==> flow/design.v <==
`timescale 1ns/10ps
module CannyEdge(dAddrRegRow, dAddrRegCol, bWE, bCE, InData, OutData,
	OPMode, bOPEnable, dReadReg, dWriteReg,	tclk, rst_b);
	input 	[2:0]				dAddrRegRow, dAddrRegCol;
	input						bWE, bCE;
	input 	[8-1:0] 	InData;
	output	[8-1:0] 	OutData;
	reg		[8-1:0] 	OutData;
	input 	[2:0]				OPMode;
	input 						bOPEnable;
	input 	[3:0]				dReadReg, dWriteReg;
	input						tclk, rst_b;
	reg 	[8-1:0]	regX[0:24];	 
	reg 	[8-1:0]	regY6;		 
	reg 	[8-1:0]	regZ[0:12];	 
	wire	[5:0]			wIdx = dAddrRegRow*3'd5 + dAddrRegCol;	 
	wire	[8-1:0]	gf[0:24];	 
	reg 	[8-1:0]	Out_gf, Out_gradient, Out_direction, Out_bThres;
	parameter		dThresHigh = 15;
	parameter		dThresLow = 10;
	parameter		dWidth = 200;
	parameter		dHeight = 200;
	reg			[14:0]	tpSum;
	reg			[1:0]	IntSignal;
	reg signed [31:0]	Gx, Gy, fGx, fGy;
	reg signed	[1:0]	dx, dy;
	integer	k;
	assign gf[0] =1;  assign gf[1] =3;  assign gf[2] =4;  assign gf[3] =3;  assign gf[4] =1;
	assign gf[5] =3;  assign gf[6] =7;  assign gf[7] =10; assign gf[8] =7;  assign gf[9] =3;
	assign gf[10]=4;  assign gf[11]=10; assign gf[12]=16; assign gf[13]=10; assign gf[14]=4;
	assign gf[15]=3;  assign gf[16]=7;  assign gf[17]=10; assign gf[18]=7;  assign gf[19]=3;
	assign gf[20]=1;  assign gf[21]=3;  assign gf[22]=4;  assign gf[23]=3;  assign gf[24]=1;
	always @(posedge tclk or negedge rst_b)
	begin
		if(!rst_b) begin
			IntSignal <= 2'b00;
		end
		else if(bCE==1'b0 && bWE==1'b0) 
		begin
			if(dWriteReg == 0)
				regX[wIdx] <= InData;
			else if(dWriteReg == 1) begin
				if(wIdx == 6)
					regY6 <= InData;
			end
			else if(dWriteReg == 2) begin
				if(wIdx <= 12)
					regZ[wIdx] <= InData;
			end
		end
		else if(bCE==1'b0 && bWE==1'b1)
		begin
			if(dReadReg == 0)
				OutData <= Out_gf;
			else if(dReadReg == 1)
				OutData <= Out_gradient;
			else if(dReadReg == 2)
				OutData <= Out_direction;
			else if(dReadReg == 3)
				OutData <= Out_gradient;
			else if(dReadReg == 4)
				OutData <= Out_bThres;
			else
				OutData <= OutData;
		end
		else
		begin
			if(bOPEnable==1'b0)
			begin
				if(OPMode == 0)
				begin
					if(IntSignal == 2'b00)	begin
						tpSum <= (gf[0]*regX[0]+gf[1]*regX[1]+gf[2]*regX[2]+gf[3]*regX[3]+gf[4]*regX[4]+gf[5]*regX[5]+gf[6]*regX[6]+gf[7]*regX[7]+gf[8]*regX[8]+gf[9]*regX[9]+gf[10]*regX[10]+gf[11]*regX[11]+gf[12]*regX[12]+gf[13]*regX[13]+gf[14]*regX[14]+gf[15]*regX[15]+gf[16]*regX[16]+gf[17]*regX[17]+gf[18]*regX[18]+gf[19]*regX[19]+gf[20]*regX[20]+gf[21]*regX[21]+gf[22]*regX[22]+gf[23]*regX[23]+gf[24]*regX[24]);
						IntSignal <= 2'b01;
					end
					else if(IntSignal == 2'b01) begin
						Out_gf <= tpSum >> 7;				 
					end
					else begin
						Out_gf <= Out_gf;
						IntSignal <= IntSignal;
					end
				end
				else if(OPMode == 1)
				begin
					if(IntSignal == 2'b00)	begin
						Gx <= -regX[0]-2*regX[5]-regX[10]+regX[2]+2*regX[7]+regX[12];
						Gy <= +regX[0]+2*regX[1]+regX[2]-regX[10]-2*regX[11]-regX[12];
						IntSignal <= 2'b01;
					end
					else if(IntSignal == 2'b01) begin
						if(Gx >= 0 && Gy >= 0)
							Out_gradient <= (Gx+Gy)/8;
						else if(Gx < 0 && Gy >=0)
							Out_gradient <= (-Gx+Gy)/8;
						else if(Gx >= 0 && Gy < 0)
							Out_gradient <= (Gx-Gy)/8;
						else if(Gx < 0 && Gy < 0)
							Out_gradient <= (-Gx-Gy)/8;
						else
							Out_gradient <= Out_gradient;
						IntSignal <= 2'b10;
					end	
					else if(IntSignal == 2'b10) begin
						if(Gy < 0)
						begin
							fGx <= -Gx;
							fGy <= -Gy;
						end
						else
						begin
							fGx <= Gx;
							fGy <= Gy;
						end
						IntSignal <= 2'b11;
					end
					else if(IntSignal == 2'b11) begin
						if(fGx >=0)
						begin
							if(fGy <= fGx>>1)  
								Out_direction <= 0;
							else if(fGy > fGx>>1 && fGy <= fGx*25/10)  
								Out_direction <= 45;
							else if(fGy > fGx*25/10)
								Out_direction <= 90;
							else
								Out_direction <= Out_direction;
						end
						else  
						begin
							if(fGy <= -fGx>>1)
								Out_direction <= 0;
							else if(fGy > -fGx>>1 && fGy <= -fGx*25/10)
								Out_direction <= 135;
							else if(fGy > -fGx*25/10)
								Out_direction <= 90;
							else
								Out_direction <= Out_direction;
						end
						IntSignal <= IntSignal;
					end
				end
				else if(OPMode == 2)
				begin
					if(IntSignal == 2'b00) begin
						if(regY6 == 0) begin
							dx <= 1;
							dy <= 0;
						end
						else if(regY6 == 45) begin
							dx <= -1;
							dy <= 1;
						end
						else if(regY6 == 90) begin
							dx <= 0;
							dy <= 1;
						end
						else if(regY6 == 135) begin
							dx <= 1;
							dy <= 1;
						end
						else begin
							dx <= 0; 
							dy <= 0; 
						end
						IntSignal <= 2'b01;
					end
					else if(IntSignal == 2'b01) begin
						if(regX[6] < regX[6-5*dy-dx] | regX[6] < regX[6+5*dy+dx])
							regX[6] <= 0;
						IntSignal <= IntSignal;
						Out_gradient <= regX[6];
					end
				end
				else if(OPMode == 3)
				begin
					if(IntSignal == 2'b00) begin
						if(regY6 == 0) begin
							dx <= 1;
							dy <= 0;
						end
						else if(regY6 == 45) begin
							dx <= -1;
							dy <= 1;
						end
						else if(regY6 == 90) begin
							dx <= 0;
							dy <= 1;
						end
						else if(regY6 == 135) begin
							dx <= 1;
							dy <= 1;
						end
						else begin
							dx <= 0; 
							dy <= 0; 
						end
						IntSignal <= 2'b01;
					end	
					else if(IntSignal == 2'b01) begin
						if(regX[6] >= dThresHigh)		 
							Out_bThres <= 1;
						else if(regX[6] <= dThresLow)	 
							Out_bThres <= 0;
						else							 
						begin
							if(regX[6-5*dy-dx] >= dThresHigh || regX[6+5*dy+dx] >= dThresHigh)
								Out_bThres <= 1;
							else if(regZ[6-5*dy-dx] == 1 || regZ[6+5*dy+dx] == 1)
								Out_bThres <= 1;
							else
								Out_bThres <= 0;
						end
						IntSignal <= IntSignal;
					end
				end
			end	
			else  
				IntSignal <= 2'b00;
		end  
	end
endmodule
## Step by step through the tools: CannyEdge

The steps from the RTL of CannyEdge to its reports follow in flow order.
Lines are those of the file above, counted from 1.
Operators carry their Yosys type and port widths (W data, S select, Z words).
Library cell names are shortened.
A cell with -- has no value.

| design | value |
|---|---|
| top | CannyEdge |
| clock | tclk |
| cell library | sky130hd |
| corner | tt_025C_1v80 |

## Elaborated design

Counts by Yosys on the flattened word-level netlist (proc, flatten, opt, wreduce). Print and check cells are left out. Cells with the same type and inputs are merged into one.

| storage and ports | value |
|---|---|
| bits in read-only memories | 0 |
| output and inout bits | 8 |
| memory bits (writable) | 0 |
| register bits | 501 |
| memories | 0 |
| word width x clocked read ports | 0 |
| latch bits | 0 |

| cells by class | value |
|---|---|
| div/mod/pow operators | 2 |
| order comparisons | 20 |
| add/subtract/negate cells | 51 |
| shift operators | 0 |
| eq/ne operators | 136 |
| muxes and demuxes | 126 |
| multiply operators | 20 |
| reduce/logical cells | 83 |
| bitwise logic cells | 18 |

Operators by type and width:

| operator | count |
|---|---|
| $mux W8 | 95 |
| $pmux W8 S25 | 2 |
| $mul A32 B6 Y32 const B | 2 |
| $div A32 B5 Y32 const B | 2 |
| $mul A3 B8 Y11 const A | 8 |
| $pmux W8 S13 | 2 |
| $mul A2 B8 Y10 const A | 8 |
| $eq A5 B5 Y1 const B | 27 |
| $gt A32 B32 Y1 | 4 |
| $le A32 B32 Y1 | 4 |
| $add A15 B10 Y15 | 8 |
| $eq A5 B4 Y1 const B | 24 |
| $reduce_and A7 Y1 | 16 |
| $reduce_and A4 Y1 | 26 |
| $ge A32 B1 Y1 const B | 3 |
| $neg A32 Y32 | 3 |
| $add A15 B12 Y15 | 5 |
| $lt A32 B1 Y1 const B | 2 |
| $add A32 B32 Y32 | 2 |
| $sub A32 B32 Y32 | 2 |
| $add A32 B8 Y32 | 2 |
| $sub A32 B8 Y32 | 2 |
| $mux W32 | 2 |
| $add A15 B11 Y15 | 4 |
| $eq A4 B4 Y1 const B | 15 |
| $eq A5 B3 Y1 const B | 12 |
| $eq A4 B3 Y1 const B | 13 |
| $mux W2 | 20 |

Not listed: further kinds 64, cells in them 141.

## Longest topological paths

Longest topological path by Yosys (ltp), each cell counted once; first at word level (registers and memories cut), then after technology mapping (sequential cells cut; the memories' decode and read muxes count).

| depth | value |
|---|---|
| word-level depth | 35 |
| ABC_AREA | 1 |
| mapped depth | 186 |
| gate-level depth less buffers | 186 |

## After synthesis

Yosys stat after the flow's synthesis: flattened, memories mapped to cells. It holds for the ABC_AREA given above (unset counts as 0); a run with the other value may have another netlist.

Cell types:

| cell | count | total area (µm²) |
|---|---|---|
| edfxtp_1 | 467 | 1.4E+04 |
| fa_1 | 418 | 8.37E+03 |
| ha_1 | 667 | 8.35E+03 |
| inv_1 | 1420 | 5.33E+03 |
| nand2_1 | 1177 | 4.42E+03 |
| xor2_1 | 243 | 2.13E+03 |
| nand3_1 | 387 | 1.94E+03 |
| nor2_1 | 494 | 1.85E+03 |
| nand2_2 | 250 | 1564 |
| a21oi_1 | 273 | 1366.31 |
| nand2_4 | 101 | 1.14E+03 |
| o21ai_0 | 207 | 1.04E+03 |
| nand4_1 | 137 | 857.072 |
| nand3_2 | 66 | 660.634 |
| o22ai_1 | 91 | 569.296 |
| xnor2_1 | 52 | 455.437 |
| a221oi_1 | 49 | 429.162 |
| inv_2 | 99 | 371.606 |

Not listed: further types 73, cells in them 610.

| mapped netlist | value |
|---|---|
| chip area (Yosys) | 59499.6 µm² |
| flip-flop cells | 472 |
| cell count | 7208 |
| sequential area | 14144.8 µm² |

## Worst setup path after synthesis

OpenSTA on the mapped netlist: ideal clock, no wires. The path of least setup slack (recovery checks aside). Input and output delay are each 20% of the period. Register names are those of the netlist, which keeps one name where synthesis merged equal registers.

| path after synthesis | value |
|---|---|
| kind | register to register |
| start | register fGx[0] |
| end | register Out_direction[2] |
| period | 30.0 ns |
| stages on the path | 166 |
| data required time | 29.734 ns |
| path delay | 17.475 ns |
| setup slack | 12.525 ns |
| launch time at the first pin | 0.000 ns |
| arrival | 17.209 ns |
| library setup time | 0.266 ns |
| period reached after synthesis | 17.475 ns |

"path delay" = arrival - input delay + setup time.
"stages on the path" counts driving pins, that of a launching flip-flop among them; a cell with two outputs on the path counts twice.
"period reached after synthesis" is the clock period less the worst setup slack; recovery checks do not enter. This is arithmetic on one report: input and output delays are still those of the set period (20% each).
The rows between start and end are the longest chain of elaborated cells between them; the timing report does not say that the signal goes this way. Where chains are equally long, one stands for them.
A line is the first line of the expression or statement that the cell stems from. Yosys adds cells for indexed reads and writes and turns some case tables into memories.
At most two assigning lines are given for a register; there are more.
Ways into the end's enable are left out, as the timed path ends at the data pin.

| between the ends, after synthesis | value |
|---|---|
| path through | edfxtp_1 inv_2 ha_1 nand2_2 nor2_4 nand3_2 nor2_1 inv_1 nor3b_1 xor2_1 inv_1 ha_1 inv_1 fa_1 inv_1 ha_1 ha_1 inv_1 (+130 left out) nor2_1 nand2_2 nor3_2 nand2_2 nor2_4 nand2_4 nor2_4 nand4_2 o21ai_2 xor2_1 ha_1 nand2_1 or3_1 nor4_1 a211oi_1 xnor2_1 a31oi_1 o21ai_0 |
| cells in the longest elaborated chain | 8 |

RTL lines, path after synthesis:

| item | line | source |
|---|---|---|
| from (decl) | 25 | `reg signed [31:0] Gx, Gy, fGx, fGy;` |
| from (assign) | 107 | `fGx <= -Gx;` |
| from (assign) | 112 | `fGx <= Gx;` |
| $neg A32 Y32 | 135 | `else if(fGy > -fGx*25/10)` |
| $mul A32 B6 Y32 | 135 |  |
| $div A32 B5 Y32 | 135 |  |
| $gt A32 B32 Y1 | 135 |  |
| $mux W8 | 135 |  |
| $mux W8 | 133 | `else if(fGy > -fGx>>1 && fGy <= -fGx*25/10)` |
| $mux W8 | 131 | `if(fGy <= -fGx>>1)` |
| $mux W8 | 118 | `if(fGx >=0)` |
| to (assign) | 127 | `Out_direction <= Out_direction;` |
| to (assign) | 138 | `Out_direction <= Out_direction;` |
| to (decl) | 18 | `reg [8-1:0] Out_gf, Out_gradient, Out_direction, Out_bThres;` |

## Worst path after layout

From the final timing report of entry A: the path of least setup slack in the routed layout; clock arrival at registers is part of the times.

| path after layout | value |
|---|---|
| kind | register to register |
| start | register fGx[0] |
| end | register Out_direction[4] |
| launch time at the first pin | 0.72 ns |
| library setup time | 0.25 ns |
| data required time | 33.26 ns |
| arrival | 23.77 ns |
| period | 32.8 ns |
| stages on the path | 171 |
| setup slack | 9.49 ns |

The rows between start and end are the longest chain of elaborated cells between them; the timing report does not say that the signal goes this way. Where chains are equally long, one stands for them.
At most two assigning lines are given for a register; there are more.
Ways into the end's enable are left out, as the timed path ends at the data pin.

| between the ends, after layout | value |
|---|---|
| path through | edfxtp_1 inv_2 ha_1 nand2_2 nor2_4 nand3_2 nor2_1 nand2_1 xor2_1 inv_1 ha_1 fa_1 ha_1 ha_1 nand2_1 nor2_1 inv_2 nor2_2 (+135 left out) nor3_2 nand2_2 nor2_4 nand2_4 nor2_4 nand4_2 o21ai_2 a31o_1 ha_1 nand4_1 or3_1 nor4_1 a211oi_1 xnor2_1 a31oi_2 buf_8 nand2_1 nand2_1 |
| cells in the longest elaborated chain | 8 |

RTL lines, path after layout:

| item | line | source |
|---|---|---|
| from (decl) | 25 | `reg signed [31:0] Gx, Gy, fGx, fGy;` |
| from (assign) | 107 | `fGx <= -Gx;` |
| from (assign) | 112 | `fGx <= Gx;` |
| $neg A32 Y32 | 135 | `else if(fGy > -fGx*25/10)` |
| $mul A32 B6 Y32 | 135 |  |
| $div A32 B5 Y32 | 135 |  |
| $gt A32 B32 Y1 | 135 |  |
| $mux W8 | 135 |  |
| $mux W8 | 133 | `else if(fGy > -fGx>>1 && fGy <= -fGx*25/10)` |
| $mux W8 | 131 | `if(fGy <= -fGx>>1)` |
| $mux W8 | 118 | `if(fGx >=0)` |
| to (assign) | 127 | `Out_direction <= Out_direction;` |
| to (assign) | 138 | `Out_direction <= Out_direction;` |
| to (decl) | 18 | `reg [8-1:0] Out_gf, Out_gradient, Out_direction, Out_bThres;` |

==> runs of CannyEdge <==
CannyEdge through Yosys and OpenROAD on sky130hd: 4 stored runs, unordered, with their settings and measured results. The constraints put input and output delay at 20% of the set period each and load the outputs with 0.01 pF.
"period achieved": clock period set for the run, less the worst setup slack. It is reckoned from that one timing run; input and output delays stay at 20% of the period that was set.
"allowed time less slack (worst setup path)" = time allowed to the worst setup path (clock period - input delay - output delay, where it has them) - its slack; a late launch clock adds to it, a late capture clock takes from it.
Among the settings, -- means not set for that run.
Among the results, -- means that no value is shown for the run.

| run | ABC_AREA | CORE_ASPECT_RATIO | CORE_UTILIZATION | CTS_CLUSTER_DIAMETER | GPL_TIMING_DRIVEN | MIN_ROUTING_LAYER | PLACE_DENSITY_LB_ADDON | SETUP_SLACK_MARGIN | period_ns | CAP_MARGIN | CORE_MARGIN | SLEW_MARGIN | CELL_PAD_IN_SITES_DETAIL_PLACEMENT | CELL_PAD_IN_SITES_GLOBAL_PLACEMENT | CTS_CLUSTER_SIZE | GPL_ROUTABILITY_DRIVEN | TNS_END_PERCENT | MAX_ROUTING_LAYER | PLACE_DENSITY | HOLD_SLACK_MARGIN | total negative slack (ns) | period achieved (ns) | Yosys chip area after synthesis (µm²) | smallest setup slack (ns) | utilization | allowed time less slack (worst setup path) (ns) | worst path kind | total die area (µm²) |
|---|---|---|---|---|---|---|---|---|---|---|---|---|---|---|---|---|---|---|---|---|---|---|---|---|---|---|---|---|
| entry A | 1 | 1.16 | 26 | 100 | 0 | met2 | 0.02 | 5.0 | 32.8 | 20 | 2 | 20 | -- | -- | -- | -- | -- | -- | -- | -- | 0.000 | 23.307 | 59499.6 | 9.493 | 0.293 | 23.31 | register to register | 232696.0 |
| entry B | -- | 0.53 | 40 | 250 | 0 | met2 | -- | -- | 28.1 | 20 | 2 | 0 | 2 | 0 | 64 | 0 | 55 | -- | -- | -- | -- | -- | -- | -- | -- | -- | -- | -- |
| entry C | 1 | 1.16 | 26 | 100 | 0 | met2 | -- | 5.0 | 32.8 | 20 | 2 | 20 | -- | -- | 92 | -- | -- | met4 | 0.63 | -- | 0.000 | 22.569 | 59499.6 | 10.231 | 0.288 | 22.57 | register to register | 232696.0 |
| entry D | -- | -- | 40 | -- | 0 | -- | -- | -- | 15.2 | 20 | 2 | 20 | -- | 1 | 100 | -- | 55 | -- | 0.66 | 0.1 | -18.862 | 18.497 | 62326.0 | -3.297 | 0.481 | 18.50 | register to register | 158990.0 |

Entry B: no final report: routing broke off with GRT-0116
